==> flow/design.v <==
module decoder(
	input  [15:0] in1,
	input  [15:0] in2,
	input  [15:0] in3,
	input  [4:0] funct5,
	output reg [15:0] out1,
	output reg [15:0] out2,
	output reg [15:0] out3
);
	always @(*) begin
		case(funct5)
			5'b00000,5'b00001 : begin
				out1 <= in1;
				out2 <= 16'b0011111110000000;
				out3 <= in2;
			end
			5'b00010 : begin
				out1 <= in1;
				out2 <= in2;
				out3 <= 0;
			end
			5'b00100,5'b00101 : begin
				out1 <= in1;
				out2 <= in2;
				out3 <= in3;
			end
			default : begin
				out1 <= 0;
				out2 <= 0;
				out3 <= 0;
			end
		endcase
	end
endmodule
module mux_funct5(
	input [15:0] mult_add_sub,
	input [15:0] macc,
	input [4:0] funct5,
	output reg [15:0] result
);
  	always @(*) begin
		case(funct5)
			5'b00000,5'b00001,5'b00010,5'b00101,5'b00100 : result <= mult_add_sub;
			5'b00111 : result <= macc;
			default : result <= {16{1'b0}};
		endcase
  	end
endmodule
module bf16_fmadd_fmsub(
    input wire clk,
    input wire reset,
    input wire [15:0] in1,
    input wire [15:0] in2,
    input wire [15:0] in3,
    input wire [4:0] funct5,
    output reg [15:0] result
);
    reg [15:0] p1_reg_in3;
    reg [4:0] p1_reg_funct5;
    reg [31:0] p1_reg_exp_rm;
    reg [7:0] p1_reg_alu_in1;
    reg [7:0] p1_reg_alu_in2;
    reg p1_reg_s_rm;
    reg exc_flag;
    reg [15:0] exc_res;
    reg [31:0] exp_1;   
    reg [31:0] exp_2;   
    reg [7:0] alu_in1;   
    reg [7:0] alu_in2;   
    reg s_rm;   
    reg [15:0] p1_reg_exc_res;
    reg p1_reg_exc_flag; 
    reg [15:0] p2_reg_alu_rm;
    reg [31:0] p2_reg_exp_rm;
    reg p2_reg_s_rm;
    reg [15:0] p2_reg_exc_res;
    reg [15:0] p2_reg_in3;
    reg [4:0] p2_reg_funct5;
    reg p2_reg_exc_flag;
    reg signed [17:0] p3_reg_alu_m;
    reg signed [17:0] p3_reg_alu_m_shifted;
    reg signed [17:0] p3_reg_alu_in3;
    reg signed [17:0] p3_reg_alu_in3_shifted;
    reg signed [31:0] p3_reg_exp_3;
    reg signed [31:0] p3_reg_exp_m;
    reg p3_reg_s_m;
    reg p3_reg_s_in3;
    reg [15:0] p3_reg_exc_res;
    reg p3_reg_exc_flag;
    reg [4:0] p3_reg_funct5;
    reg signed [31:0] exp_s1;
    reg signed [31:0] exp_s2;
    reg signed [9:0] exp_rm_signed;
    reg signed [31:0] exp_m;   
    reg signed [31:0] exp_3;   
    reg signed [31:0] exp_r;   
    reg signed [17:0] alu_m;   
    reg signed [17:0] alu_in3;   
    reg signed [17:0] alu_m_shifted;   
    reg signed [17:0] alu_in3_shifted;   
    reg s_m;   
    reg s_in3;   
    reg [15:0] p4_reg_exc_res;
    reg p4_reg_exc_flag;
    reg [4:0] p4_reg_funct5;
    reg signed [31:0] p4_reg_exp_r;  
    reg signed [17:0] v_alu_m;
    reg signed [17:0] v_alu_in3;
    reg signed [17:0] p4_reg_alu_m;
    reg signed [17:0] p4_reg_alu_in3;
    reg signed [31:0] p5_reg_exp_r;
    reg [15:0] p5_reg_exc_res;
    reg p5_reg_exc_flag;
    reg signed [17:0] alu_r;
    reg s_r;  
    reg cancel_flag;  
    reg p5_reg_s_r;
    reg p5_reg_cancel_flag;
    reg [17:0] p5_reg_alu_r;
    reg p6_reg_exc_flag;
    reg p6_reg_s_r;
    reg p6_reg_cancel_flag;
    reg [15:0] p6_reg_exc_res;
    reg [17:0] p5_alu_r;
    reg [31:0] p5_exp_r;
    reg [17:0] p6_reg_alu_r;
    reg [31:0] p6_reg_exp_r;
    reg [17:0] p6_alu_r;
    reg [31:0] p6_exp_r;
    always @ (posedge clk) begin
        if (reset == 0) begin
            p1_reg_exp_rm <= 0;
            p1_reg_in3 <= 0;
            p1_reg_funct5 <= 0;
            p1_reg_alu_in1 <= 0;
            p1_reg_alu_in2 <= 0;
            p1_reg_s_rm <= 0;
            p1_reg_exc_flag <= 1;
            p1_reg_exc_res <= 0;
            p2_reg_alu_rm <= 0;
            p2_reg_exp_rm <= 0;
            p2_reg_s_rm <= 0;
            p2_reg_exc_res <= 0;
            p2_reg_in3 <= 0;
            p2_reg_funct5 <= 0;
            p2_reg_exc_flag <= 1;
            p3_reg_alu_m <= 0;
            p3_reg_alu_m_shifted <= 0;
            p3_reg_alu_in3 <= 0;
            p3_reg_alu_in3_shifted <= 0;
            p3_reg_exp_3 <= 0;
            p3_reg_exp_m <= 0;
            p3_reg_s_m <= 0;
            p3_reg_s_in3 <= 0;
            p3_reg_exc_res <= 0;
            p3_reg_exc_flag <= 1;
            p3_reg_funct5 <= 0;
            p4_reg_funct5 <= 0;
            p4_reg_exp_r <= 0;
            p4_reg_exc_res <= 0;
            p4_reg_exc_flag <= 1;
            p4_reg_alu_m <= 0;
            p4_reg_alu_in3 <= 0;
            p5_reg_exp_r <= 0;
            p5_reg_exc_res <= 0;
            p5_reg_exc_flag <= 1'b1;
            p5_reg_alu_r <= 0;
            p5_reg_s_r <= 0;
            p5_reg_cancel_flag <= 0;
            p6_reg_exc_flag <= 1;
            p6_reg_s_r <= 0;
            p6_reg_cancel_flag <= 0;
            p6_reg_exc_res <= 0;
            p6_reg_alu_r <= 0;
            p6_reg_exp_r <= 0;
        end else begin
            p1_reg_exp_rm <= (exp_1 + exp_2) - 127;  
            p1_reg_in3 <= in3;
            p1_reg_funct5 <= funct5;
            p1_reg_alu_in1 <= alu_in1;
            p1_reg_alu_in2 <= alu_in2;
            p1_reg_s_rm <= s_rm;
            p1_reg_exc_flag <= 1;
            p1_reg_exc_res <= 0;
            p1_reg_exc_flag <= exc_flag;
            p1_reg_exc_res <= exc_res;
            p2_reg_alu_rm <= p1_reg_alu_in1 * p1_reg_alu_in2;  
            p2_reg_exp_rm <= p1_reg_exp_rm;
            p2_reg_s_rm <= p1_reg_s_rm;
            p2_reg_exc_res <= p1_reg_exc_res;
            p2_reg_in3 <= p1_reg_in3;
            p2_reg_funct5 <= p1_reg_funct5;
            p2_reg_exc_flag <= p1_reg_exc_flag;
            p3_reg_alu_m <= alu_m;
            p3_reg_alu_m_shifted <= alu_m_shifted;
            p3_reg_alu_in3 <= alu_in3;
            p3_reg_alu_in3_shifted <= alu_in3_shifted;
            p3_reg_exp_3 <= exp_3;
            p3_reg_exp_m <= exp_m;
            p3_reg_s_m <= s_m;
            p3_reg_s_in3 <= s_in3;
            p3_reg_exc_res <= p2_reg_exc_res;
            p3_reg_exc_flag <= p2_reg_exc_flag;
            p3_reg_funct5 <= p2_reg_funct5;
            p4_reg_funct5 <= p3_reg_funct5;
            p4_reg_exp_r <= exp_r;
            p4_reg_exc_res <= p3_reg_exc_res;
            p4_reg_exc_flag <= p3_reg_exc_flag;
            p4_reg_alu_m <= v_alu_m;
            p4_reg_alu_in3 <= v_alu_in3;
            p5_reg_exp_r <= p4_reg_exp_r;
            p5_reg_exc_res <= p4_reg_exc_res;
            p5_reg_exc_flag <= p4_reg_exc_flag;
            p5_reg_alu_r <= alu_r;
            p5_reg_s_r <= s_r;
            p5_reg_cancel_flag <= cancel_flag;
            p6_reg_exc_flag <= p5_reg_exc_flag;
            p6_reg_s_r <= p5_reg_s_r;
            p6_reg_cancel_flag <= p5_reg_cancel_flag;
            p6_reg_exc_res <= p5_reg_exc_res;
            p6_reg_alu_r <= p5_alu_r;
            p6_reg_exp_r <= p5_exp_r;
        end
    end
    always @(*) begin
        if ((in1[14:7] == 0) || (in2[14:7] == 0)) begin
            exp_1 <= 0;
            exp_2 <= 127;
            alu_in1 <= 0;
            alu_in2 <= 0;
            s_rm <= 0;
        end else begin
            exp_1 <= in1[14:7];
            exp_2 <= in2[14:7];
            alu_in1 <= {1'b1,in1[6:0]};
            alu_in2 <= {1'b1,in2[6:0]};
            s_rm <= in1[15] ^ in2[15];
        end
    end
    always @(*) begin
        exc_flag = 1;
        exc_res = 16'b0000000000000000;
        if ((exp_1 == 255) || (exp_2 == 255) || (in3[14:7] == 8'b11111111)) begin
            if ((in1[6:0] != 0) && (exp_1 == 255)) begin
                exc_res = in1;
            end else if ((in2[6:0] != 0) && (exp_2 == 255)) begin
                exc_res = in2;
            end else if ((in3[6:0] != 0) && (in3[14:7] == 8'b11111111)) begin
                exc_res = in3;
            end else begin
                if (exp_1 == 255) begin
                    exc_res = in1;
                end else if (exp_2 == 255) begin
                    exc_res = in2;
                end else begin
                    exc_res = in3;
                end
            end
        end else begin
            exc_flag = 0;
        end
    end
    always @(*) begin
        exp_3 <= p2_reg_in3[14:7];
        exp_m <= p2_reg_exp_rm;
        exp_rm_signed = p2_reg_exp_rm;
        exp_s1 = ({2'b00,p2_reg_in3[14:7]}) - exp_rm_signed;
        exp_s2 = exp_rm_signed - ({2'b00,p2_reg_in3[14:7]});
        if (p2_reg_in3[14:7] == 0) begin
            alu_in3 <= 0;
            alu_in3_shifted <= 0;
            s_in3 <= 0;
        end else begin
            alu_in3 <= {4'b0001,p2_reg_in3[6:0],7'b0000000};
            alu_in3_shifted <= ({4'b0001,p2_reg_in3[6:0],7'b0000000}) >>> exp_s2;
            s_in3 <= p2_reg_in3[15];
        end
        if (p2_reg_alu_rm == 0) begin
            alu_m <= 0;
            alu_m_shifted <= 0;
            s_m <= 0;
        end else begin
            alu_m <= {2'b00,p2_reg_alu_rm};
            alu_m_shifted <= ({2'b00,p2_reg_alu_rm}) >>> exp_s1;
            s_m <= p2_reg_s_rm;
        end
    end
    always @(*) begin
        v_alu_m = p3_reg_alu_m;
        v_alu_in3 = p3_reg_alu_in3;
        if (p3_reg_exp_m >= p3_reg_exp_3) begin
            v_alu_in3 = p3_reg_alu_in3_shifted;
            exp_r <= p3_reg_exp_m;
        end else begin
            v_alu_m = p3_reg_alu_m_shifted;
            exp_r <= p3_reg_exp_3;
        end
        if (p3_reg_s_m == 1) begin
            v_alu_m =  -(v_alu_m);
        end else begin
            v_alu_m = v_alu_m;
        end
        if (p3_reg_s_in3 == 1) begin
            v_alu_in3 =  -(v_alu_in3);
        end else begin
            v_alu_in3 = v_alu_in3;
        end
    end
    always @(*) begin
        case (p4_reg_funct5)
            5'b00100, 5'b00000, 5'b00010 : begin
                alu_r = p4_reg_alu_m + p4_reg_alu_in3;
            end
            5'b00101,5'b00001 : begin
                alu_r = p4_reg_alu_m - p4_reg_alu_in3;
            end
            default : begin
              alu_r = 0;
            end
        endcase
        if (alu_r == 0) begin
           cancel_flag = 1;
        end else begin
           cancel_flag = 0;
        end
        s_r = 0;
        if (alu_r < 0) begin
            s_r = 1;
            alu_r = -(alu_r);
        end
    end
    always @(*) begin
        p5_alu_r = p5_reg_alu_r;
        p5_exp_r = p5_reg_exp_r;
        if (p5_alu_r[16] == 1) begin
            p5_exp_r = p5_exp_r + 2;
            p5_alu_r = p5_alu_r >> 2;
        end else if (p5_alu_r[15] == 1) begin
            p5_exp_r = p5_exp_r + 1;
            p5_alu_r = p5_alu_r >> 1;
        end else if (p5_alu_r[14] == 1) begin
           p5_alu_r = p5_alu_r << 0;
        end else if (p5_alu_r[13] == 1) begin
            p5_exp_r = p5_exp_r - 1;
            p5_alu_r = p5_alu_r << 1;
        end else if (p5_alu_r[12] == 1) begin
            p5_exp_r = p5_exp_r - 2;
            p5_alu_r = p5_alu_r << 2;
        end else if (p5_alu_r[11] == 1) begin
            p5_exp_r = p5_exp_r - 3;
            p5_alu_r = p5_alu_r << 3;
        end else if (p5_alu_r[10] == 1) begin
            p5_exp_r = p5_exp_r - 4;
            p5_alu_r = p5_alu_r << 4;
        end else if (p5_alu_r[9] == 1) begin
            p5_exp_r = p5_exp_r - 5;
            p5_alu_r = p5_alu_r << 5;
        end else if (p5_alu_r[8] == 1) begin
            p5_exp_r = p5_exp_r - 6;
            p5_alu_r = p5_alu_r << 6;
        end else if (p5_alu_r[7] == 1) begin
            p5_exp_r = p5_exp_r - 7;
            p5_alu_r = p5_alu_r << 7;
        end else if (p5_alu_r[6] == 1) begin
            p5_exp_r = p5_exp_r - 7;
            p5_alu_r = p5_alu_r << 8;
        end else if (p5_alu_r[5] == 1) begin
            p5_exp_r = p5_exp_r - 7;
            p5_alu_r = p5_alu_r << 9;
        end else if (p5_alu_r[4] == 1) begin
            p5_exp_r = p5_exp_r - 7;
            p5_alu_r = p5_alu_r << 10;
        end else if (p5_alu_r[3] == 1) begin
            p5_exp_r = p5_exp_r - 7;
            p5_alu_r = p5_alu_r << 11;
        end else if (p5_alu_r[2] == 1) begin
            p5_exp_r = p5_exp_r - 7;
            p5_alu_r = p5_alu_r << 12;
        end else if (p5_alu_r[1] == 1) begin
            p5_exp_r = p5_exp_r - 7;
            p5_alu_r = p5_alu_r << 13;
        end else if (p5_alu_r[0] == 1) begin
            p5_exp_r = p5_exp_r - 7;
            p5_alu_r = p5_alu_r << 14;
        end
    end
    always @(*) begin
        p6_alu_r = p6_reg_alu_r;
        p6_exp_r = p6_reg_exp_r;
        if (p6_alu_r[6] == 1) begin
            p6_alu_r[13:7] = (p6_alu_r[13:7]) + 1;
            if (p6_alu_r[13:7] == 0) begin
                p6_exp_r = p6_exp_r + 1;
            end
        end
        if (p6_reg_exc_flag == 1) begin
           result <= p6_reg_exc_res;
        end else if (p6_reg_cancel_flag == 1) begin
           result <= 0;
        end else if ((p6_exp_r >= 255) && (p6_reg_s_r == 0)) begin
           result <= 16'b0111111110000000;  
        end else if ((p6_exp_r >= 255) && (p6_reg_s_r == 1)) begin
           result <= 16'b1111111110000000;  
        end else if (p6_exp_r <= 0) begin
            result <= 16'b0000000000000000;  
        end else begin
            result[15] <= p6_reg_s_r;
            result[14:7] <= p6_exp_r;
            result[6:0] <= p6_alu_r[13:7];
        end
    end
endmodule
module bf16_mult_leaf
# (parameter G = 6) (
    input clk,
    input reset,
    input [15:0] in1,  
    input [15:0] in2,  
    output wire [G + 15:0] out_alu_m,  
    output reg [31:0] out_exp_m,  
    output reg out_s_m,  
    output reg out_exc_flag,  
    output reg out_err_code  
);
    reg [31:0] p1_reg_exp_m;
    reg [7:0] p1_reg_alu_in1;
    reg [7:0] p1_reg_alu_in2;
    reg p1_reg_s_m;
    reg p1_reg_exc_flag;
    reg p1_reg_err_code;
    reg [31:0] exp_1;
    reg [31:0] exp_2;
    reg [7:0] alu_in1;
    reg [7:0] alu_in2;
    reg s_m;   
    reg exc_flag;
    reg err_code;
    wire [G-1:0] guard;
    reg [15:0] s_alu_m;
    assign guard = 0;
    always @(*) begin
        if ((in1[14:7] == 0) || (in2[14:7] == 0)) begin
            exp_1 <= 0;
            exp_2 <= 0;
            alu_in1 <= 0;
            alu_in2 <= 0;
            s_m <= 0;
        end else begin
            exp_1 <= in1[14:7];
            exp_2 <= in2[14:7];
            alu_in1 <= {1'b1,in1[6:0]};
            alu_in2 <= {1'b1,in2[6:0]};
            s_m <= in1[15] ^ in2[15];
        end
    end
  always @(*) begin 
      exc_flag = 1;
      err_code = 0;
      if ((exp_1 == 255) || (exp_2 == 255)) begin
          if (in1[6:0] != 0 && exp_1 == 255 || in2[6:0] != 0 && exp_2 == 255) begin
              err_code = 1;
          end else begin
              err_code = 0;
          end
      end else begin
          exc_flag = 0;
      end
  end
  always @(posedge clk) begin
      if (reset == 0) begin
          p1_reg_exp_m <= 0;
          p1_reg_alu_in1 <= 0;
          p1_reg_alu_in2 <= 0;
          p1_reg_s_m <= 0;
          p1_reg_exc_flag <= 1;
          p1_reg_err_code <= 0;
          s_alu_m <= 0;
          out_exp_m <= 0;
          out_s_m <= 0;
          out_err_code <= 0;
          out_exc_flag <= 1;
      end else begin
          p1_reg_exp_m <= exp_1 + exp_2;  
          p1_reg_alu_in1 <= alu_in1;
          p1_reg_alu_in2 <= alu_in2;
          p1_reg_s_m <= s_m;
          p1_reg_exc_flag <= exc_flag;
          p1_reg_err_code <= err_code;
          s_alu_m <= p1_reg_alu_in1 * p1_reg_alu_in2;
          out_exp_m <= p1_reg_exp_m;
          out_s_m <= p1_reg_s_m;
          out_err_code <= p1_reg_err_code;
          out_exc_flag <= p1_reg_exc_flag;
      end
  end
  assign out_alu_m = {guard, s_alu_m};
endmodule
module bf16_add_branch
# (parameter G = 6) (
    input clk,
    input reset,
    input [G + 15:0] in1,
    input [31:0] exp_1,
    input s_in1,
    input exc_flag_1,
    input err_code_1,
    input [G + 15:0] in2,
    input [31:0] exp_2,
    input s_in2,
    input exc_flag_2,
    input err_code_2,
    output reg [G + 15:0] out_alu_r,
    output reg [31:0] out_exp_r,
    output reg out_s_r,
    output reg out_exc_flag,
    output reg out_err_code
);
    reg signed [G + 15:0] p1_reg_alu_in2;
    reg signed [G + 15:0] p1_reg_alu_in2_shifted;
    reg signed [G + 15:0] p1_reg_alu_in1;
    reg signed [G + 15:0] p1_reg_alu_in1_shifted;
    reg signed [31:0] p1_reg_exp_1;
    reg signed [31:0] p1_reg_exp_2;
    reg p1_reg_s_in2;
    reg p1_reg_s_in1;
    reg p1_reg_exc_flag;
    reg p1_reg_err_code;  
    reg signed [31:0] p2_reg_exp_r;
    reg p2_reg_exc_flag;
    reg p2_reg_err_code;
    reg signed [G + 15:0] p2_reg_alu_in1;
    reg signed [G + 15:0] p2_reg_alu_in2;
    reg signed [G + 15:0] v_alu_in1;
    reg signed [G + 15:0] v_alu_in2;
    reg signed [G + 15:0] alu_r;
    reg s_r;
    reg signed [31:0] exp_r;
    reg signed [G + 15:0] alu_in1;
    reg signed [G + 15:0] alu_in1_shifted;
    reg signed [G + 15:0] alu_in2;
    reg signed [G + 15:0] alu_in2_shifted;
    reg exc_flag;
    reg err_code;
    wire [G - 1:0] guard;  
    assign guard = 0;
    always @(*) begin
        if (exc_flag_1 == 1 || exc_flag_2 == 1) begin
            exc_flag <= 1;
            err_code <= err_code_1 | err_code_2;
        end else begin
            exc_flag <= 0;
            err_code <= 0;
        end
    end
    always @(*) begin: S1
        reg signed [31:0] exp_s1;
        reg signed [31:0] exp_s2;
        if ((exp_1 - exp_2) < 0) begin
           exp_s1 =  -(exp_1 - exp_2);
        end else begin
           exp_s1 = exp_1 - exp_2;
        end
        if ((exp_2 - exp_1) < 0) begin
            exp_s2 =  -(exp_2 - exp_1);
        end else begin
            exp_s2 = exp_2 - exp_1;
        end
        alu_in1 <= in1;
        alu_in1_shifted <= (in1) >>> exp_s2;
        alu_in2 <= in2;
        alu_in2_shifted <= (in2) >>> exp_s1;
    end
    always @(*) begin: S2
        v_alu_in1 = p1_reg_alu_in1;
        v_alu_in2 = p1_reg_alu_in2;
        if (p1_reg_exp_2 >= p1_reg_exp_1) begin
            v_alu_in1 = p1_reg_alu_in1_shifted;
            exp_r <= p1_reg_exp_2;
        end else begin
            v_alu_in2 = p1_reg_alu_in2_shifted;
            exp_r <= p1_reg_exp_1;
        end
        if (p1_reg_s_in1 == 1) begin
            v_alu_in1 =  -(v_alu_in1);
        end else begin
            v_alu_in1 = v_alu_in1;
        end
        if (p1_reg_s_in2 == 1) begin
            v_alu_in2 =  -(v_alu_in2);
        end else begin
            v_alu_in2 = v_alu_in2;
        end
    end
    always @(*) begin: S3
        reg signed [31:0] v_exp;
        v_exp = p2_reg_exp_r;
        alu_r = p2_reg_alu_in2 + p2_reg_alu_in1;
        s_r = 0;
        if (alu_r < 0) begin
            s_r = 1;
            alu_r =  -(alu_r);
        end
    end
    always @(posedge clk) begin
        if (reset == 0) begin
            p1_reg_alu_in2 <= 0;
            p1_reg_alu_in2_shifted <= 0;
            p1_reg_alu_in1 <= 0;
            p1_reg_alu_in1_shifted <= 0;
            p1_reg_exp_1 <= 0;
            p1_reg_exp_2 <= 0;
            p1_reg_s_in2 <= 0;
            p1_reg_s_in1 <= 0;
            p1_reg_exc_flag <= 1;
            p1_reg_err_code <= 0;
            p2_reg_exp_r <= 0;
            p2_reg_exc_flag <= 1;
            p2_reg_err_code <= 0;
            p2_reg_alu_in1 <= 0;
            p2_reg_alu_in2 <= 0;
            out_exp_r <= 0;
            out_exc_flag <= 1;
            out_err_code <= 0;
            out_alu_r <= 0;
            out_s_r <= 0;
        end else begin
            p1_reg_alu_in2 <= alu_in2;
            p1_reg_alu_in2_shifted <= alu_in2_shifted;
            p1_reg_alu_in1 <= alu_in1;
            p1_reg_alu_in1_shifted <= alu_in1_shifted;
            p1_reg_exp_1 <= exp_1;
            p1_reg_exp_2 <= exp_2;
            p1_reg_s_in2 <= s_in2;
            p1_reg_s_in1 <= s_in1;
            p1_reg_exc_flag <= exc_flag;
            p1_reg_err_code <= err_code;
            p2_reg_exp_r <= exp_r;
            p2_reg_exc_flag <= p1_reg_exc_flag;
            p2_reg_err_code <= p1_reg_err_code;
            p2_reg_alu_in1 <= v_alu_in1;
            p2_reg_alu_in2 <= v_alu_in2;
            out_exp_r <= p2_reg_exp_r;
            out_exc_flag <= p2_reg_exc_flag;
            out_err_code <= p2_reg_err_code;
            out_alu_r <= alu_r;
            out_s_r <= s_r;
        end
    end
endmodule
module bf16_add_root
# (parameter G = 6)(
    input clk,
    input reset,
    input [G + 15:0] in1,
    input [31:0] exp_1,
    input s_in1,
    input exc_flag_1,
    input err_code_1,
    input [G + 15:0] in2,
    input [31:0] exp_2,
    input s_in2,
    input exc_flag_2,
    input err_code_2,
    output reg [15:0] result
);
    reg signed [G + 15:0] p1_reg_alu_in2;
    reg signed [G + 15:0] p1_reg_alu_in2_shifted;
    reg signed [G + 15:0] p1_reg_alu_in1;
    reg signed [G + 15:0] p1_reg_alu_in1_shifted;
    reg signed [31:0] p1_reg_exp_1;
    reg signed [31:0] p1_reg_exp_2;
    reg p1_reg_s_in2;
    reg p1_reg_s_in1;
    reg p1_reg_exc_flag;
    reg p1_reg_err_code;  
    reg signed [31:0] p2_reg_exp_r;
    reg p2_reg_exc_flag;
    reg p2_reg_err_code;
    reg signed [G + 15:0] p2_reg_alu_in1;
    reg signed [G + 15:0] p2_reg_alu_in2; 
    reg signed [G + 15:0] v_alu_in1;
    reg signed [G + 15:0] v_alu_in2; 
    reg signed [31:0] p3_reg_exp_r;
    reg p3_reg_exc_flag;
    reg p3_reg_err_code;
    reg signed [G + 15:0] p3_reg_alu_r;
    reg p3_reg_s_r;
    reg p3_reg_cancel_flag;  
    reg p4_reg_exc_flag;
    reg p4_reg_err_code;
    reg signed [31:0] p4_reg_exp_r;
    reg signed [G + 15:0] p4_reg_alu_r;
    reg p4_reg_s_r;
    reg p4_reg_cancel_flag;
    reg signed [G + 15:0] alu_in1;
    reg signed [G + 15:0] alu_in1_shifted;
    reg signed [G + 15:0] alu_in2;
    reg signed [G + 15:0] alu_in2_shifted;
    reg exc_flag;
    reg err_code;
    wire [G - 1:0] guard;  
    reg signed [31:0] exp_r;
    reg signed [G + 15:0] alu_r;
    reg s_r;
    reg cancel_flag;
    reg signed [G + 15:0] v_alu_r;
    reg signed [31:0] v_exp_r;
    assign guard = 0;
    always @(*) begin
        if (exc_flag_1 == 1 || exc_flag_2 == 1) begin
            exc_flag <= 1;
            err_code <= err_code_1 | err_code_2;
        end else begin
            exc_flag <= 0;
            err_code <= 0;
        end
    end
  always @(*) begin: S1
      reg signed [31:0] exp_s1;
      reg signed [31:0] exp_s2;
      if((exp_1 - exp_2) < 0) begin
          exp_s1 =  -(exp_1 - exp_2);
      end else begin
          exp_s1 = exp_1 - exp_2;
      end
      if ((exp_2 - exp_1) < 0) begin
          exp_s2 =  -(exp_2 - exp_1);
      end else begin
          exp_s2 = exp_2 - exp_1;
      end
      alu_in1 <= in1;
      alu_in1_shifted <= (in1) >>> exp_s2;
      alu_in2 <= in2;
      alu_in2_shifted <= (in2) >>> exp_s1;
  end
    always @(*) begin : S2
        v_alu_in1 = p1_reg_alu_in1;
        v_alu_in2 = p1_reg_alu_in2;
        if ((p1_reg_exp_2 >= p1_reg_exp_1)) begin
            v_alu_in1 = p1_reg_alu_in1_shifted;
            exp_r <= p1_reg_exp_2;
        end else begin
            v_alu_in2 = p1_reg_alu_in2_shifted;
            exp_r <= p1_reg_exp_1;
        end
        if (p1_reg_s_in1 == 1) begin
            v_alu_in1 =  -(v_alu_in1);
        end else begin
            v_alu_in1 = v_alu_in1;
        end
        if (p1_reg_s_in2 == 1) begin
            v_alu_in2 =  -(v_alu_in2);
        end else begin
            v_alu_in2 = v_alu_in2;
        end
    end
    always @(*) begin: S3
        reg signed [31:0] v_exp;
        v_exp = p2_reg_exp_r;
        alu_r = p2_reg_alu_in2 + p2_reg_alu_in1;
        if (alu_r == {guard,16'b0000000000000000}) begin
            cancel_flag = 1;
        end else begin
            cancel_flag = 0;
        end
        s_r = 0;
        if (alu_r < 0) begin
            s_r = 1;
            alu_r =  -(alu_r);
        end
    end
    always @(*) begin
        v_alu_r = p3_reg_alu_r;
        v_exp_r = p3_reg_exp_r;
        if (v_alu_r[20] == 1) begin
            v_exp_r = v_exp_r + 6;
            v_alu_r = (v_alu_r) >> 6;
        end else if (v_alu_r[19] == 1) begin
            v_exp_r = v_exp_r + 5;
            v_alu_r = (v_alu_r) >> 5;
        end else if (v_alu_r[18] == 1) begin
            v_exp_r = v_exp_r + 4;
            v_alu_r = (v_alu_r) >> 4;
        end else if (v_alu_r[17] == 1) begin
            v_exp_r = v_exp_r + 3;
            v_alu_r = (v_alu_r) >> 3;
        end else if (v_alu_r[16] == 1) begin
            v_exp_r = v_exp_r + 2;
            v_alu_r = (v_alu_r) >> 2;
        end else if (v_alu_r[15] == 1) begin
            v_exp_r = v_exp_r + 1;
            v_alu_r = (v_alu_r) >> 1;
        end else if (v_alu_r[14] == 1) begin
            v_alu_r = (v_alu_r) << 0;
        end else if (v_alu_r[13] == 1) begin
            v_exp_r = v_exp_r - 1;
            v_alu_r = (v_alu_r) << 1;
        end else if (v_alu_r[12] == 1) begin
            v_exp_r = v_exp_r - 2;
            v_alu_r = (v_alu_r) << 2;
        end else if (v_alu_r[11] == 1) begin
            v_exp_r = v_exp_r - 3;
            v_alu_r = (v_alu_r) << 3;
        end else if (v_alu_r[10] == 1) begin
            v_exp_r = v_exp_r - 4;
            v_alu_r = (v_alu_r) << 4;
        end else if (v_alu_r[9] == 1) begin
            v_exp_r = v_exp_r - 5;
            v_alu_r = (v_alu_r) << 5;
        end else if (v_alu_r[8] == 1) begin
            v_exp_r = v_exp_r - 6;
            v_alu_r = (v_alu_r) << 6;
        end else if (v_alu_r[7] == 1) begin
            v_exp_r = v_exp_r - 7;
            v_alu_r = (v_alu_r) << 7;
        end else if (v_alu_r[6] == 1) begin
            v_exp_r = v_exp_r - 7;
            v_alu_r = (v_alu_r) << 8;
        end else if (v_alu_r[5] == 1) begin
            v_exp_r = v_exp_r - 7;
            v_alu_r = (v_alu_r) << 9;
        end else if (v_alu_r[4] == 1) begin
            v_exp_r = v_exp_r - 7;
            v_alu_r = (v_alu_r) << 10;
        end else if (v_alu_r[3] == 1) begin
            v_exp_r = v_exp_r - 7;
            v_alu_r = (v_alu_r) << 11;
        end else if (v_alu_r[2] == 1) begin
            v_exp_r = v_exp_r - 7;
            v_alu_r = (v_alu_r) << 12;
        end else if (v_alu_r[1] == 1) begin
            v_exp_r = v_exp_r - 7;
            v_alu_r = (v_alu_r) << 13;
        end else if (v_alu_r[0] == 1) begin
            v_exp_r = v_exp_r - 7;
            v_alu_r = (v_alu_r) << 14;
        end
    end
    always @(*) begin: S5
        reg signed [G + 15:0] v_alu_r;
        reg signed [31:0] v_exp_r;
        v_alu_r = p4_reg_alu_r;
        v_exp_r = p4_reg_exp_r;
        if (v_alu_r[6] == 1) begin
            v_alu_r[13:7] = v_alu_r[13:7] + 1;
            if(v_alu_r[13:7] == 0) begin
                v_exp_r = v_exp_r + 1;
            end
        end
        if (p4_reg_exc_flag == 1) begin
            if (p4_reg_err_code == 1) begin
                result <= {p4_reg_s_r,15'b111111110000001};  
            end else begin
                result <= {p4_reg_s_r,15'b111111110000000};  
            end
        end else if (p4_reg_cancel_flag == 1) begin
            result <= 0;
        end else if ((v_exp_r > 381) && p4_reg_s_r == 0) begin
            result <= 16'b0111111110000000;  
        end else if ((v_exp_r > 381) && p4_reg_s_r == 1) begin
            result <= 16'b1111111110000000;  
        end else if (v_exp_r < 128) begin
            result <= 16'b0000000000000000;  
        end else begin
            result[15] <= p4_reg_s_r;
            result[14:7] <= (v_exp_r) - 127;
            result[6:0] <= v_alu_r[13:7];
        end
    end
    always @(posedge clk) begin
        if (reset == 0) begin
            p1_reg_alu_in2 <= 0;
            p1_reg_alu_in2_shifted <= 0;
            p1_reg_alu_in1 <= 0;
            p1_reg_alu_in1_shifted <= 0;
            p1_reg_exp_1 <= 0;
            p1_reg_exp_2 <= 0;
            p1_reg_s_in2 <= 0;
            p1_reg_s_in1 <= 0;
            p1_reg_exc_flag <= 1;
            p1_reg_err_code <= 0;
            p2_reg_exp_r <= 0;
            p2_reg_exc_flag <= 1;
            p2_reg_err_code <= 0;
            p2_reg_alu_in1 <= 0;
            p2_reg_alu_in2 <= 0;
            p3_reg_exp_r <= 0;
            p3_reg_exc_flag <= 1;
            p3_reg_err_code <= 0;
            p3_reg_alu_r <= 0;
            p3_reg_s_r <= 0;
            p3_reg_cancel_flag <= 0;
            p4_reg_exc_flag <= 1;
            p4_reg_err_code <= 0;
            p4_reg_s_r <= 0;
            p4_reg_cancel_flag <= 0;
            p4_reg_alu_r <= 0;
            p4_reg_exp_r <= 0;
        end else begin
            p1_reg_alu_in2 <= alu_in2;
            p1_reg_alu_in2_shifted <= alu_in2_shifted;
            p1_reg_alu_in1 <= alu_in1;
            p1_reg_alu_in1_shifted <= alu_in1_shifted;
            p1_reg_exp_1 <= exp_1;
            p1_reg_exp_2 <= exp_2;
            p1_reg_s_in2 <= s_in2;
            p1_reg_s_in1 <= s_in1;
            p1_reg_exc_flag <= exc_flag;
            p1_reg_err_code <= err_code;
            p2_reg_exp_r <= exp_r;
            p2_reg_exc_flag <= p1_reg_exc_flag;
            p2_reg_err_code <= p1_reg_err_code;
            p2_reg_alu_in1 <= v_alu_in1;
            p2_reg_alu_in2 <= v_alu_in2;
            p3_reg_exp_r <= p2_reg_exp_r;
            p3_reg_exc_flag <= p2_reg_exc_flag;
            p3_reg_err_code <= p2_reg_err_code;
            p3_reg_alu_r <= alu_r;
            p3_reg_s_r <= s_r;
            p3_reg_cancel_flag <= cancel_flag;
            p4_reg_exc_flag <= p3_reg_exc_flag;
            p4_reg_err_code <= p3_reg_err_code;
            p4_reg_s_r <= p3_reg_s_r;
            p4_reg_cancel_flag <= p3_reg_cancel_flag;
            p4_reg_alu_r <= v_alu_r;
            p4_reg_exp_r <= v_exp_r;
        end
    end
endmodule
module bf16_SIMD_MACC
# (parameter G = 6) (
    input clk,
    input reset,
    input [15:0] in1,
    input [15:0] in2,
    input  [15:0] in3,
    input  [15:0] in4,
    input  [15:0] in5,
    input  [15:0] in6,
    input  [15:0] in7,
    input  [15:0] in8,
    input  [15:0] in9,
    input  [15:0] in10,
    input  [15:0] in11,
    input  [15:0] in12,
    input  [15:0] in13,
    input  [15:0] in14,
    input  [15:0] in15,
    input  [15:0] in16,
    input  [15:0] in17,
    input  [15:0] in18,
    output wire [15:0] result
);
    wire [G + 15:0] m1_alu_m;
    wire [31:0] m1_exp_m;
    wire m1_s_m;
    wire m1_exc_flag;
    wire m1_err_code;
    wire [G + 15:0] m2_alu_m;
    wire [31:0] m2_exp_m;
    wire m2_s_m;
    wire m2_exc_flag;
    wire m2_err_code;
    wire [G + 15:0] m3_alu_m;
    wire [31:0] m3_exp_m;
    wire m3_s_m;
    wire m3_exc_flag;
    wire m3_err_code;
    wire [G + 15:0] m4_alu_m;
    wire [31:0] m4_exp_m;
    wire m4_s_m;
    wire m4_exc_flag;
    wire m4_err_code;
    wire [G + 15:0] m5_alu_m;
    wire [31:0] m5_exp_m;
    wire m5_s_m;
    wire m5_exc_flag;
    wire m5_err_code;
    wire [G + 15:0] m6_alu_m;
    wire [31:0] m6_exp_m;
    wire m6_s_m;
    wire m6_exc_flag;
    wire m6_err_code;
    wire [G + 15:0] m7_alu_m;
    wire [31:0] m7_exp_m;
    wire m7_s_m;
    wire m7_exc_flag;
    wire m7_err_code;
    wire [G + 15:0] m8_alu_m;
    wire [31:0] m8_exp_m;
    wire m8_s_m;
    wire m8_exc_flag;
    wire m8_err_code;
    wire [G + 15:0] m9_alu_m;
    wire [31:0] m9_exp_m;
    wire m9_s_m;
    wire m9_exc_flag;
    wire m9_err_code;
    wire [G + 15:0] a1_alu_r;
    wire [31:0] a1_exp_r;
    wire a1_s_r;
    wire a1_exc_flag;
    wire a1_err_code;
    wire [G + 15:0] a2_alu_r;
    wire [31:0] a2_exp_r;
    wire a2_s_r;
    wire a2_exc_flag;
    wire a2_err_code;
    wire [G + 15:0] a3_alu_r;
    wire [31:0] a3_exp_r;
    wire a3_s_r;
    wire a3_exc_flag;
    wire a3_err_code;
    wire [G + 15:0] a4_alu_r;
    wire [31:0] a4_exp_r;
    wire a4_s_r;
    wire a4_exc_flag;
    wire a4_err_code;
    wire [G + 15:0] a5_alu_r;
    wire [31:0] a5_exp_r;
    wire a5_s_r;
    wire a5_exc_flag;
    wire a5_err_code;
    wire [G + 15:0] a6_alu_r;
    wire [31:0] a6_exp_r;
    wire a6_s_r;
    wire a6_exc_flag;
    wire a6_err_code;
    wire [G + 15:0] a7_alu_r;
    wire [31:0] a7_exp_r;
    wire a7_s_r;
    wire a7_exc_flag;
    wire a7_err_code;
    reg [15:0] p1_in17;
    reg [15:0] p1_in18;
    reg [15:0] p2_in17;
    reg [15:0] p2_in18;
    reg [15:0] p3_in17;
    reg [15:0] p3_in18;
    reg [15:0] p4_in17;
    reg [15:0] p4_in18;
    reg [15:0] p5_in17;
    reg [15:0] p5_in18;
    reg [15:0] p6_in17;
    reg [15:0] p6_in18;
    reg [15:0] p7_in17;
    reg [15:0] p7_in18;
    reg [15:0] p8_in17;
    reg [15:0] p8_in18;
    reg [15:0] p9_in17;
    reg [15:0] p9_in18;
    wire [15:0] in17_m;
    wire [15:0] in18_m;
    always @ (posedge clk) begin
        if (reset == 0) begin
            p1_in17 <= 0;
            p1_in18 <= 0;
            p2_in17 <= 0;
            p2_in18 <= 0;
            p3_in17 <= 0;
            p3_in18 <= 0;
            p4_in17 <= 0;
            p4_in18 <= 0;
            p5_in17 <= 0;
            p5_in18 <= 0;
            p6_in17 <= 0;
            p6_in18 <= 0;
            p7_in17 <= 0;
            p7_in18 <= 0;
            p8_in17 <= 0;
            p8_in18 <= 0;
            p9_in17 <= 0;
            p9_in18 <= 0;
        end else begin
            p1_in17 <= in17;
            p1_in18 <= in18;
            p2_in17 <= p1_in17;
            p2_in18 <= p1_in18;
            p3_in17 <= p2_in17;
            p3_in18 <= p2_in18;
            p4_in17 <= p3_in17;
            p4_in18 <= p3_in18;
            p5_in17 <= p4_in17;
            p5_in18 <= p4_in18;
            p6_in17 <= p5_in17;
            p6_in18 <= p5_in18;
            p7_in17 <= p6_in17;
            p7_in18 <= p6_in18;
            p8_in17 <= p7_in17;
            p8_in18 <= p7_in18;
            p9_in17 <= p8_in17;
            p9_in18 <= p8_in18;
        end
    end
    assign in17_m = p9_in17;
    assign in18_m = p9_in18;
    bf16_mult_leaf MULT1(
        .clk(clk),
        .reset(reset),
        .in1(in1),
        .in2(in2),
        .out_alu_m(m1_alu_m),
        .out_exp_m(m1_exp_m),
        .out_s_m(m1_s_m),
        .out_exc_flag(m1_exc_flag),
        .out_err_code(m1_err_code));
    bf16_mult_leaf MULT2(
        .clk(clk),
        .reset(reset),
        .in1(in3),
        .in2(in4),
        .out_alu_m(m2_alu_m),
        .out_exp_m(m2_exp_m),
        .out_s_m(m2_s_m),
        .out_exc_flag(m2_exc_flag),
        .out_err_code(m2_err_code));
    bf16_mult_leaf MULT3(
        .clk(clk),
        .reset(reset),
        .in1(in5),
        .in2(in6),
        .out_alu_m(m3_alu_m),
        .out_exp_m(m3_exp_m),
        .out_s_m(m3_s_m),
        .out_exc_flag(m3_exc_flag),
        .out_err_code(m3_err_code));
    bf16_mult_leaf MULT4(
        .clk(clk),
        .reset(reset),
        .in1(in7),
        .in2(in8),
        .out_alu_m(m4_alu_m),
        .out_exp_m(m4_exp_m),
        .out_s_m(m4_s_m),
        .out_exc_flag(m4_exc_flag),
        .out_err_code(m4_err_code));
    bf16_mult_leaf MULT5(
        .clk(clk),
        .reset(reset),
        .in1(in9),
        .in2(in10),
        .out_alu_m(m5_alu_m),
        .out_exp_m(m5_exp_m),
        .out_s_m(m5_s_m),
        .out_exc_flag(m5_exc_flag),
        .out_err_code(m5_err_code));
    bf16_mult_leaf MULT6(
        .clk(clk),
        .reset(reset),
        .in1(in11),
        .in2(in12),
        .out_alu_m(m6_alu_m),
        .out_exp_m(m6_exp_m),
        .out_s_m(m6_s_m),
        .out_exc_flag(m6_exc_flag),
        .out_err_code(m6_err_code));
    bf16_mult_leaf MULT7(
        .clk(clk),
        .reset(reset),
        .in1(in13),
        .in2(in14),
        .out_alu_m(m7_alu_m),
        .out_exp_m(m7_exp_m),
        .out_s_m(m7_s_m),
        .out_exc_flag(m7_exc_flag),
        .out_err_code(m7_err_code));
    bf16_mult_leaf MULT8(
        .clk(clk),
        .reset(reset),
        .in1(in15),
        .in2(in16),
        .out_alu_m(m8_alu_m),
        .out_exp_m(m8_exp_m),
        .out_s_m(m8_s_m),
        .out_exc_flag(m8_exc_flag),
        .out_err_code(m8_err_code));
    bf16_mult_leaf MULT9(
        .clk(clk),
        .reset(reset),
        .in1(in17_m),
        .in2(in18_m),
        .out_alu_m(m9_alu_m),
        .out_exp_m(m9_exp_m),
        .out_s_m(m9_s_m),
        .out_exc_flag(m9_exc_flag),
        .out_err_code(m9_err_code));
    bf16_add_branch ADD1(
        .clk(clk),
        .reset(reset),
        .in1(m1_alu_m),
        .exp_1(m1_exp_m),
        .s_in1(m1_s_m),
        .exc_flag_1(m1_exc_flag),
        .err_code_1(m1_err_code),
        .in2(m2_alu_m),
        .exp_2(m2_exp_m),
        .s_in2(m2_s_m),
        .exc_flag_2(m2_exc_flag),
        .err_code_2(m2_err_code),
        .out_alu_r(a1_alu_r),
        .out_exp_r(a1_exp_r),
        .out_s_r(a1_s_r),
        .out_exc_flag(a1_exc_flag),
        .out_err_code(a1_err_code));
    bf16_add_branch ADD2(
        .clk(clk),
        .reset(reset),
        .in1(m3_alu_m),
        .exp_1(m3_exp_m),
        .s_in1(m3_s_m),
        .exc_flag_1(m3_exc_flag),
        .err_code_1(m3_err_code),
        .in2(m4_alu_m),
        .exp_2(m4_exp_m),
        .s_in2(m4_s_m),
        .exc_flag_2(m4_exc_flag),
        .err_code_2(m4_err_code),
        .out_alu_r(a2_alu_r),
        .out_exp_r(a2_exp_r),
        .out_s_r(a2_s_r),
        .out_exc_flag(a2_exc_flag),
        .out_err_code(a2_err_code));
    bf16_add_branch ADD3(
        .clk(clk),
        .reset(reset),
        .in1(m5_alu_m),
        .exp_1(m5_exp_m),
        .s_in1(m5_s_m),
        .exc_flag_1(m5_exc_flag),
        .err_code_1(m5_err_code),
        .in2(m6_alu_m),
        .exp_2(m6_exp_m),
        .s_in2(m6_s_m),
        .exc_flag_2(m6_exc_flag),
        .err_code_2(m6_err_code),
        .out_alu_r(a3_alu_r),
        .out_exp_r(a3_exp_r),
        .out_s_r(a3_s_r),
        .out_exc_flag(a3_exc_flag),
        .out_err_code(a3_err_code));
    bf16_add_branch ADD4(
        .clk(clk),
        .reset(reset),
        .in1(m7_alu_m),
        .exp_1(m7_exp_m),
        .s_in1(m7_s_m),
        .exc_flag_1(m7_exc_flag),
        .err_code_1(m7_err_code),
        .in2(m8_alu_m),
        .exp_2(m8_exp_m),
        .s_in2(m8_s_m),
        .exc_flag_2(m8_exc_flag),
        .err_code_2(m8_err_code),
        .out_alu_r(a4_alu_r),
        .out_exp_r(a4_exp_r),
        .out_s_r(a4_s_r),
        .out_exc_flag(a4_exc_flag),
        .out_err_code(a4_err_code));
    bf16_add_branch ADD5(
        .clk(clk),
        .reset(reset),
        .in1(a1_alu_r),
        .exp_1(a1_exp_r),
        .s_in1(a1_s_r),
        .exc_flag_1(a1_exc_flag),
        .err_code_1(a1_err_code),
        .in2(a2_alu_r),
        .exp_2(a2_exp_r),
        .s_in2(a2_s_r),
        .exc_flag_2(a2_exc_flag),
        .err_code_2(a2_err_code),
        .out_alu_r(a5_alu_r),
        .out_exp_r(a5_exp_r),
        .out_s_r(a5_s_r),
        .out_exc_flag(a5_exc_flag),
        .out_err_code(a5_err_code));
    bf16_add_branch ADD6(
        .clk(clk),
        .reset(reset),
        .in1(a3_alu_r),
        .exp_1(a3_exp_r),
        .s_in1(a3_s_r),
        .exc_flag_1(a3_exc_flag),
        .err_code_1(a3_err_code),
        .in2(a4_alu_r),
        .exp_2(a4_exp_r),
        .s_in2(a4_s_r),
        .exc_flag_2(a4_exc_flag),
        .err_code_2(a4_err_code),
        .out_alu_r(a6_alu_r),
        .out_exp_r(a6_exp_r),
        .out_s_r(a6_s_r),
        .out_exc_flag(a6_exc_flag),
        .out_err_code(a6_err_code));
    bf16_add_branch ADD7(
        .clk(clk),
        .reset(reset),
        .in1(a5_alu_r),
        .exp_1(a5_exp_r),
        .s_in1(a5_s_r),
        .exc_flag_1(a5_exc_flag),
        .err_code_1(a5_err_code),
        .in2(a6_alu_r),
        .exp_2(a6_exp_r),
        .s_in2(a6_s_r),
        .exc_flag_2(a6_exc_flag),
        .err_code_2(a6_err_code),
        .out_alu_r(a7_alu_r),
        .out_exp_r(a7_exp_r),
        .out_s_r(a7_s_r),
        .out_exc_flag(a7_exc_flag),
        .out_err_code(a7_err_code));
    bf16_add_root ROOT(
        .clk(clk),
        .reset(reset),
        .in1(a7_alu_r),
        .exp_1(a7_exp_r),
        .s_in1(a7_s_r),
        .exc_flag_1(a7_exc_flag),
        .err_code_1(a7_err_code),
        .in2(m9_alu_m),
        .exp_2(m9_exp_m),
        .s_in2(m9_s_m),
        .exc_flag_2(m9_exc_flag),
        .err_code_2(m9_err_code),
        .result(result));
endmodule
module bf16_unit
# (parameter G = 6) (
    input  clk,
    input  reset,
    input  [15:0] in1,
    input  [15:0] in2,
    input  [15:0] in3,
    input  [15:0] in4,
    input  [15:0] in5,
    input  [15:0] in6,
    input  [15:0] in7,
    input  [15:0] in8,
    input  [15:0] in9,
    input  [15:0] in10,
    input  [15:0] in11,
    input  [15:0] in12,
    input  [15:0] in13,
    input  [15:0] in14,
    input  [15:0] in15,
    input  [15:0] in16,
    input  [15:0] in17,
    input  [15:0] in18,
    input  [4:0] funct5,
    output wire [15:0] result
);
    reg [4:0] p1_funct5;
    reg [4:0] p2_funct5;
    reg [4:0] p3_funct5;
    reg [4:0] p4_funct5;
    reg [4:0] p5_funct5;
    reg [4:0] p6_funct5;
    reg [4:0] p7_funct5;
    reg [4:0] p8_funct5;
    reg [4:0] p9_funct5;
    reg [4:0] p10_funct5;
    reg [4:0] p11_funct5;
    reg [4:0] p12_funct5;
    reg [4:0] p13_funct5;
    reg [4:0] p14_funct5;
    reg [4:0] p15_funct5;
    reg [15:0] p1_in1;
    reg [15:0] p1_in2;
    reg [15:0] p1_in3;
    reg [15:0] p2_in1;
    reg [15:0] p2_in2;
    reg [15:0] p2_in3;
    reg [15:0] p3_in1;
    reg [15:0] p3_in2;
    reg [15:0] p3_in3;
    reg [15:0] p4_in1;
    reg [15:0] p4_in2;
    reg [15:0] p4_in3;
    reg [15:0] p5_in1;
    reg [15:0] p5_in2;
    reg [15:0] p5_in3;
    reg [15:0] p6_in1;
    reg [15:0] p6_in2;
    reg [15:0] p6_in3;
    reg [15:0] p7_in1;
    reg [15:0] p7_in2;
    reg [15:0] p7_in3; 
    reg [15:0] p8_in1;
    reg [15:0] p8_in2;
    reg [15:0] p8_in3; 
    reg [15:0] p9_in1;
    reg [15:0] p9_in2;
    reg [15:0] p9_in3; 
    wire [15:0] mux_mult_add_sub;
    wire [15:0] mux_macc;
    wire [15:0] s_in1;
    wire [15:0] s_in2;
    wire [15:0] s_in3;
    bf16_SIMD_MACC bf16_SIMD(
      .clk(clk),
      .reset(reset),
      .in1(in1),
      .in2(in2),
      .in3(in3),
      .in4(in4),
      .in5(in5),
      .in6(in6),
      .in7(in7),
      .in8(in8),
      .in9(in9),
      .in10(in10),
      .in11(in11),
      .in12(in12),
      .in13(in13),
      .in14(in14),
      .in15(in15),
      .in16(in16),
      .in17(in17),
      .in18(in18),
      .result(mux_macc));
    decoder dec(
      .in1(p9_in1),
      .in2(p9_in2),
      .in3(p9_in3),
      .funct5(p9_funct5),
      .out1(s_in1),
      .out2(s_in2),
      .out3(s_in3));
    bf16_fmadd_fmsub fmadd_fmsub(
      .clk(clk),
      .reset(reset),
      .in1(s_in1),
      .in2(s_in2),
      .in3(s_in3),
      .funct5(p9_funct5),
      .result(mux_mult_add_sub));
    mux_funct5 mux(
      .mult_add_sub(mux_mult_add_sub),
      .macc(mux_macc),
      .funct5(p15_funct5),
      .result(result));
    always @(posedge clk) begin
        if (reset == 0) begin
            p1_funct5 <= 0;
            p2_funct5 <= 0;
            p3_funct5 <= 0;
            p4_funct5 <= 0;
            p5_funct5 <= 0;
            p6_funct5 <= 0;
            p7_funct5 <= 0;
            p8_funct5 <= 0;
            p9_funct5 <= 0;
            p10_funct5 <= 0;
            p11_funct5 <= 0;
            p12_funct5 <= 0;
            p13_funct5 <= 0;
            p14_funct5 <= 0;
            p15_funct5 <= 0;
            p1_in1 <= 0;
            p1_in2 <= 0;
            p1_in3 <= 0;
            p2_in1 <= 0;
            p2_in2 <= 0;
            p2_in3 <= 0;
            p3_in1 <= 0;
            p3_in2 <= 0;
            p3_in3 <= 0;
            p4_in1 <= 0;
            p4_in2 <= 0;
            p4_in3 <= 0;
            p5_in1 <= 0;
            p5_in2 <= 0;
            p5_in3 <= 0;
            p6_in1 <= 0;
            p6_in2 <= 0;
            p6_in3 <= 0;
            p7_in1 <= 0;
            p7_in2 <= 0;
            p7_in3 <= 0;
            p8_in1 <= 0;
            p8_in2 <= 0;
            p8_in3 <= 0;
            p9_in1 <= 0;
            p9_in2 <= 0;
            p9_in3 <= 0;
        end else begin
            p1_funct5 <= funct5;
            p2_funct5 <= p1_funct5;
            p3_funct5 <= p2_funct5;
            p4_funct5 <= p3_funct5;
            p5_funct5 <= p4_funct5;
            p6_funct5 <= p5_funct5;
            p7_funct5 <= p6_funct5;
            p8_funct5 <= p7_funct5;
            p9_funct5 <= p8_funct5;
            p10_funct5 <= p9_funct5;
            p11_funct5 <= p10_funct5;
            p12_funct5 <= p11_funct5;
            p13_funct5 <= p12_funct5;
            p14_funct5 <= p13_funct5;
            p15_funct5 <= p14_funct5;
            p1_in1 <= in1;
            p1_in2 <= in2;
            p1_in3 <= in3;
            p2_in1 <= p1_in1;
            p2_in2 <= p1_in2;
            p2_in3 <= p1_in3;
            p3_in1 <= p2_in1;
            p3_in2 <= p2_in2;
            p3_in3 <= p2_in3;
            p4_in1 <= p3_in1;
            p4_in2 <= p3_in2;
            p4_in3 <= p3_in3;
            p5_in1 <= p4_in1;
            p5_in2 <= p4_in2;
            p5_in3 <= p4_in3;
            p6_in1 <= p5_in1;
            p6_in2 <= p5_in2;
            p6_in3 <= p5_in3;
            p7_in1 <= p6_in1;
            p7_in2 <= p6_in2;
            p7_in3 <= p6_in3;
            p8_in1 <= p7_in1;
            p8_in2 <= p7_in2;
            p8_in3 <= p7_in3;
            p9_in1 <= p8_in1;
            p9_in2 <= p8_in2;
            p9_in3 <= p8_in3;
        end
    end
endmodule
### From RTL to reports: bf16_unit

The steps from the RTL of bf16_unit to its reports follow in flow order.
Lines are those of the file above, counted from 1.
A cell with -- has no value.

| inputs | value |
|---|---|
| top module | bf16_unit |
| clock | clk |
| cell library | sky130hd |
| timing corner | tt_025C_1v80 |

### Word level

Source: Yosys, flattened and elaborated, memories not mapped. Widths are those after wreduce. Registers that Yosys merges into a memory's read port (data or address) are not register bits. Print and check cells do not count. Equal cells are merged and count once.

| operators by class | value |
|---|---|
| bitwise logic cells | 21 |
| order comparisons | 38 |
| shifts and indexed selects | 18 |
| reduce/logical cells | 151 |
| muxes and demuxes | 270 |
| $add $sub $neg | 109 |
| multipliers | 10 |
| equality and inequality tests | 34 |

Operators by type and width:

| kind | count |
|---|---|
| 2-to-1 mux 32 bit | 66 |
| multiplier 8 x 8 -> 16 bit | 10 |
| 2-to-1 mux 22 bit | 40 |
| == test 32 x 8 -> 1 bit with constant B | 18 |
| negation 22 bit | 24 |
| less-than comparator 32 x 1 -> 1 bit with constant B | 16 |
| subtractor 32 bit | 16 |
| negation 32 bit | 16 |
| 2-to-1 mux 14 bit | 36 |
| 2-to-1 mux 8 bit | 51 |
| >>> shifter 16 x 32 -> 22 bit | 9 |
| adder 32 bit | 9 |
| >= comparator 32 bit | 8 |
| >>> shifter 22 x 32 -> 22 bit | 7 |
| subtractor 32 x 3 -> 32 bit with constant B | 6 |
| less-than comparator 22 x 1 -> 1 bit with constant B | 8 |
| adder 22 bit | 8 |
| logical NOT 8 bit | 21 |
| nonzero test 7 bit | 21 |
| subtractor 32 x 4 -> 32 bit with constant B | 4 |
| adder 32 x 2 -> 32 bit with constant B | 3 |
| subtractor 32 x 2 -> 32 bit with constant B | 3 |
| adder 32 x 4 -> 32 bit with constant B | 3 |
| parallel mux 16 bit (select 2 bit) | 3 |
| 2-to-1 mux 16 bit | 6 |
| 2-to-1 mux 7 bit | 12 |
| 2-to-1 mux 18 bit | 4 |
| adder 32 x 1 -> 32 bit with constant B | 2 |

Not listed: further kinds 42, cells in them 221.

| bit counts | value |
|---|---|
| register bits after elaboration | 4,551 |
| output and inout port bits | 16 |
| elaborated cells | 1,040 |
| bits of input ports | 295 |

### Depth

Depth = most cells in a row (Yosys ltp): at word level without a register or memory, in the mapped netlist without a sequential cell, where the memories' decode and read muxes count.

| logic depth | value |
|---|---|
| depth in word-level cells | 22 |
| ABC_AREA | 0 |
| depth in mapped cells | 22 |
| mapped depth without buffers | 20 |

### Netlist

The flow's flattened synthesis, as Yosys stat reports it; memories are mapped. The netlist is that of the ABC_AREA named above (0 if unset); the other value can give another one.
The area totals of this step are shown rounded.

Cell types:

| cell type | count | total area (sq um) |
|---|---|---|
| sky130_fd_sc_hd__dfxtp_1 | 3,218 | 6.44E+04 |
| sky130_fd_sc_hd__and2_1 | 2,117 | 1.32E+04 |
| sky130_fd_sc_hd__ha_1 | 936 | 1.17E+04 |
| sky130_fd_sc_hd__fa_1 | 413 | 8,267.93 |
| sky130_fd_sc_hd__nor2_1 | 1,838 | 6.9E+03 |
| sky130_fd_sc_hd__mux2i_1 | 658 | 6.59E+03 |
| sky130_fd_sc_hd__nand2_1 | 1,400 | 5,255.04 |
| sky130_fd_sc_hd__a21oi_1 | 958 | 4.79E+03 |
| sky130_fd_sc_hd__xnor2_1 | 543 | 4.76E+03 |
| sky130_fd_sc_hd__inv_1 | 1,038 | 3.9E+03 |
| sky130_fd_sc_hd__o21ai_0 | 718 | 3.59E+03 |
| sky130_fd_sc_hd__clkbuf_1 | 800 | 3,002.88 |
| sky130_fd_sc_hd__nor3_1 | 565 | 2.83E+03 |
| sky130_fd_sc_hd__xor2_1 | 266 | 2.33E+03 |
| sky130_fd_sc_hd__a211oi_1 | 225 | 1,689.12 |
| sky130_fd_sc_hd__and3_1 | 259 | 1.62E+03 |
| sky130_fd_sc_hd__mux2_2 | 122 | 1.37E+03 |
| sky130_fd_sc_hd__a21o_1 | 175 | 1,313.76 |

Other cell types: 78; their cells: 2531.

| synthesis totals | value |
|---|---|
| cells in the netlist | 18,780 |
| synthesis area | 166,000 sq um |
| flip-flops | 3,218 |
| buffer cells | 892 |
| sequential part of the area | 64,400 sq um |

By module: a second synthesis without flattening, with its own total; a netlist apart from the flattened one above.

| second synthesis, totals | value |
|---|---|
| cells (unflattened synthesis) | 27,185 |
| area total of the unflattened synthesis | 236,000 sq um |

Each row is one instance without its submodules.

By module:

| module | cells | seq. area (sq um) | instances | area (sq um) |
|---|---|---|---|---|
| bf16_add_branch | 2,151 | 5,830 | 7 | 18,100 |
| bf16_mult_leaf | 455 | 1,100 | 9 | 4,280 |
| bf16_add_root | 3,523 | 6,710 | 1 | 25,900 |
| bf16_fmadd_fmsub | 2,711 | 8,590 | 1 | 23,000 |
| bf16_unit | 1,070 | 10,100 | 1 | 13,800 |
| bf16_SIMD_MACC | 607 | 5,770 | 1 | 7,720 |
| decoder | 100 | 0.0 | 1 | 646 |
| mux_funct5 | 22 | 0.0 | 1 | 219 |

### Path before layout

Path of least setup slack by OpenSTA after synthesis, without wires, with an ideal clock, recovery checks aside; 20% of the period is set as input and as output delay. Where synthesis merged equal registers, the netlist keeps one of their names.

| timing path post-synthesis | value |
|---|---|
| kind | reg-to-output |
| start | register fmadd_fmsub.p6_reg_alu_r[7] |
| end | output result[6] |
| path slack | 3,913 ps |
| path delay | 3,287 ps |
| time at the first pin | 0 ps |
| driving pins on the path | 14 |
| output delay | 1,800 ps |
| path buffers | 2 |
| arrival | 3,287 ps |
| clock period | 9,000 ps |
| data required time | 7,200 ps |
| synthesis period reached | 5,087 ps |

"path delay" is the arrival time less input delay plus setup time.
At an output port there is no setup time.
"driving pins on the path" counts driving pins, that of a launching flip-flop among them; a cell with two outputs on the path counts twice.
"synthesis period reached" = period - worst setup slack (recovery checks aside). The figure is calculated, with input and output delays left at 20% of the set period.
The rows between start and end are the longest chain of elaborated cells between them; the timing report does not say that the signal goes this way. Where chains are equally long, one stands for them.
A line is the first line of the expression or statement that the cell stems from. Yosys adds cells for indexed reads and writes and turns some case tables into memories.

| between the ends, post-synthesis | value |
|---|---|
| path through | sky130_fd_sc_hd__dfxtp_1 -> sky130_fd_sc_hd__ha_1 -> sky130_fd_sc_hd__and3_1 -> sky130_fd_sc_hd__xnor2_1 -> sky130_fd_sc_hd__o2111ai_1 -> sky130_fd_sc_hd__clkbuf_1 -> sky130_fd_sc_hd__nor3_1 -> sky130_fd_sc_hd__xor2_1 -> sky130_fd_sc_hd__nor3_1 -> sky130_fd_sc_hd__a21oi_1 -> sky130_fd_sc_hd__a211oi_1 -> sky130_fd_sc_hd__and4_1 -> sky130_fd_sc_hd__buf_2 -> sky130_fd_sc_hd__a221o_1 |
| cells in the longest elaborated chain | 11 |
| elaborated cells on any way between the ends | 15 |
| those cells by class | add/sub (1); compare (2); mux (9); reduce/logical (3) |

Ends and longest elaborated chain, post-synthesis:

| item | RTL line | source |
|---|---|---|
| from (decl) | 126 | `reg [17:0] p6_reg_alu_r;` |
| from (assign) | 174 | `p6_reg_alu_r <= 0;` |
| from (assign) | 221 | `p6_reg_alu_r <= p5_alu_r;` |
| adder 7 x 1 -> 7 bit | 391 | `p6_alu_r[13:7] = (p6_alu_r[13:7]) + 1;` |
| logical NOT 7 bit | 392 | `if (p6_alu_r[13:7] == 0) begin` |
| 2-to-1 mux 32 bit | 392 |  |
| 2-to-1 mux 32 bit | 390 | `if (p6_alu_r[6] == 1) begin` |
| <= comparator 32 x 1 -> 1 bit | 404 | `end else if (p6_exp_r <= 0) begin` |
| 2-to-1 mux 7 bit | 404 |  |
| 2-to-1 mux 7 bit | 402 | `end else if ((p6_exp_r >= 255) && (p6_reg_s_r == 1)) begin` |
| 2-to-1 mux 7 bit | 400 | `end else if ((p6_exp_r >= 255) && (p6_reg_s_r == 0)) begin` |
| 2-to-1 mux 7 bit | 398 | `end else if (p6_reg_cancel_flag == 1) begin` |
| 2-to-1 mux 7 bit | 396 | `if (p6_reg_exc_flag == 1) begin` |
| parallel mux 16 bit (select 2 bit) | 42 | `case(funct5)` |
| to (decl) | 1351 | `output wire [15:0] result` |

### Path in the finished layout

Path of least setup slack in the final report of stored run 1 (OpenROAD, finished layout, wires in). Where an end is a register, its clock arrival counts in the times.
The report prints the path's times to 10 ps; the period is as set.

| timing path post-layout | value |
|---|---|
| kind | reg-to-output |
| start | register bf16_SIMD.ROOT.p4_reg_alu_r[7] |
| end | output result[8] |
| time at the first pin | 950 ps |
| path slack | 5,190 ps |
| output delay | 2,760 ps |
| arrival | 5,850 ps |
| path buffers | 2 |
| data required time | 11,040 ps |
| driving pins on the path | 14 |
| clock period | 13,800 ps |

The rows between start and end are the longest chain of elaborated cells between them; the timing report does not say that the signal goes this way. Where chains are equally long, one stands for them.

| between the ends, post-layout | value |
|---|---|
| path through | sky130_fd_sc_hd__dfxtp_1 -> sky130_fd_sc_hd__ha_1 -> sky130_fd_sc_hd__xnor2_1 -> sky130_fd_sc_hd__and4_1 -> sky130_fd_sc_hd__o221a_2 -> sky130_fd_sc_hd__and2_1 -> sky130_fd_sc_hd__buf_2 -> sky130_fd_sc_hd__nand4_1 -> sky130_fd_sc_hd__a311oi_1 -> sky130_fd_sc_hd__a31oi_1 -> sky130_fd_sc_hd__o21ai_1 -> sky130_fd_sc_hd__a21oi_1 -> sky130_fd_sc_hd__or3_1 -> sky130_fd_sc_hd__clkdlybuf4s50_1 |
| cells in the longest elaborated chain | 11 |
| elaborated cells on any way between the ends | 15 |
| those cells by class | add/sub (2); compare (2); mux (8); reduce/logical (3) |

Ends and longest elaborated chain, post-layout:

| item | RTL line | source |
|---|---|---|
| from (decl) | 692 | `reg signed [G + 15:0] p4_reg_alu_r;` |
| from (assign) | 897 | `p4_reg_alu_r <= 0;` |
| from (assign) | 925 | `p4_reg_alu_r <= v_alu_r;` |
| adder 7 x 1 -> 7 bit | 845 | `v_alu_r[13:7] = v_alu_r[13:7] + 1;` |
| logical NOT 7 bit | 846 | `if(v_alu_r[13:7] == 0) begin` |
| 2-to-1 mux 32 bit | 846 |  |
| 2-to-1 mux 32 bit | 844 | `if (v_alu_r[6] == 1) begin` |
| subtractor 8 bit | 866 | `result[14:7] <= (v_exp_r) - 127;` |
| 2-to-1 mux 8 bit | 862 | `end else if (v_exp_r < 128) begin` |
| 2-to-1 mux 8 bit | 860 | `end else if ((v_exp_r > 381) && p4_reg_s_r == 1) begin` |
| 2-to-1 mux 8 bit | 858 | `end else if ((v_exp_r > 381) && p4_reg_s_r == 0) begin` |
| 2-to-1 mux 8 bit | 856 | `end else if (p4_reg_cancel_flag == 1) begin` |
| 2-to-1 mux 8 bit | 850 | `if (p4_reg_exc_flag == 1) begin` |
| parallel mux 16 bit (select 2 bit) | 42 | `case(funct5)` |
| to (decl) | 1351 | `output wire [15:0] result` |

--- measured runs ---
Measured results for bf16_unit: 6 stored runs of the Yosys and OpenROAD flow on sky130hd. The settings differ; the order carries no meaning. The constraints put input and output delay at 20% of the set period each and load the outputs with 0.01 pF.
By "achieved period" is meant the clock period of the run minus its worst setup slack. This is arithmetic on one report: input and output delays are still those of the set period (20% each).
Results are given in rounded form.
Among the settings, - means not set for that run.
Results: - = not shown.

| run | ABC_AREA | CAP_MARGIN | CELL_PAD_IN_SITES_GLOBAL_PLACEMENT | CORE_ASPECT_RATIO | CORE_UTILIZATION | CTS_CLUSTER_DIAMETER | CTS_CLUSTER_SIZE | GPL_ROUTABILITY_DRIVEN | GPL_TIMING_DRIVEN | HOLD_SLACK_MARGIN | PLACE_DENSITY | SETUP_SLACK_MARGIN | TNS_END_PERCENT | period_ns | CORE_MARGIN | SLEW_MARGIN | CELL_PAD_IN_SITES_DETAIL_PLACEMENT | MIN_ROUTING_LAYER | MAX_ROUTING_LAYER | PLACE_DENSITY_LB_ADDON | achieved period (ps) | synthesis area (sq um) | post-route worst hold slack (ps) | smallest setup slack (ps) | area inside the die boundary (sq um) | standard-cell area of the final layout (sq um) |
|---|---|---|---|---|---|---|---|---|---|---|---|---|---|---|---|---|---|---|---|---|---|---|---|---|---|---|
| stored run 1 | 0 | 25 | 3 | 1.08 | 42 | 80 | 22 | 1 | 0 | 0.18 | 0.4 | -0.64 | 75 | 13.8 | 2 | 20 | - | - | - | - | 8,612 | 166,000 | 391 | 5,190 | 400,000 | 183,000 |
| stored run 2 | - | 20 | - | - | 40 | - | - | - | - | - | 0.6 | - | - | 7.67 | 2 | 20 | - | - | - | - | 7,208 | 166,000 | 370 | 462 | 420,000 | 186,000 |
| stored run 3 | 1 | 35 | - | 0.67 | 23 | - | 26 | 0 | - | 0.25 | 0.6 | 1.85 | 40 | 9.0 | 9 | 35 | 2 | met2 | - | - | - | - | - | - | - | - |
| stored run 4 | 0 | 20 | - | 0.78 | 71 | - | - | - | 1 | - | - | - | - | 13.4 | 2 | 20 | - | - | met4 | 0.21 | 8,238 | 166,000 | 398 | 5,160 | 237,000 | 181,000 |
| stored run 5 | 0 | 25 | 3 | 1.08 | 42 | 80 | 22 | 1 | 0 | 0.18 | 0.4 | 1.07 | 75 | 13.8 | 2 | 20 | 1 | - | met4 | - | 8,444 | 166,000 | 339 | 5,360 | 400,000 | 183,000 |
| stored run 6 | 1 | 25 | 3 | 1.08 | 51 | 80 | 22 | 1 | 0 | 0.18 | 0.85 | - | 75 | 13.8 | 2 | 30 | 1 | met2 | met5 | - | - | - | - | - | - | - |

Stored run 3: incomplete, routing halted on GRT-0116
Stored run 6: incomplete, placement halted on GPL-0301
--- end ---
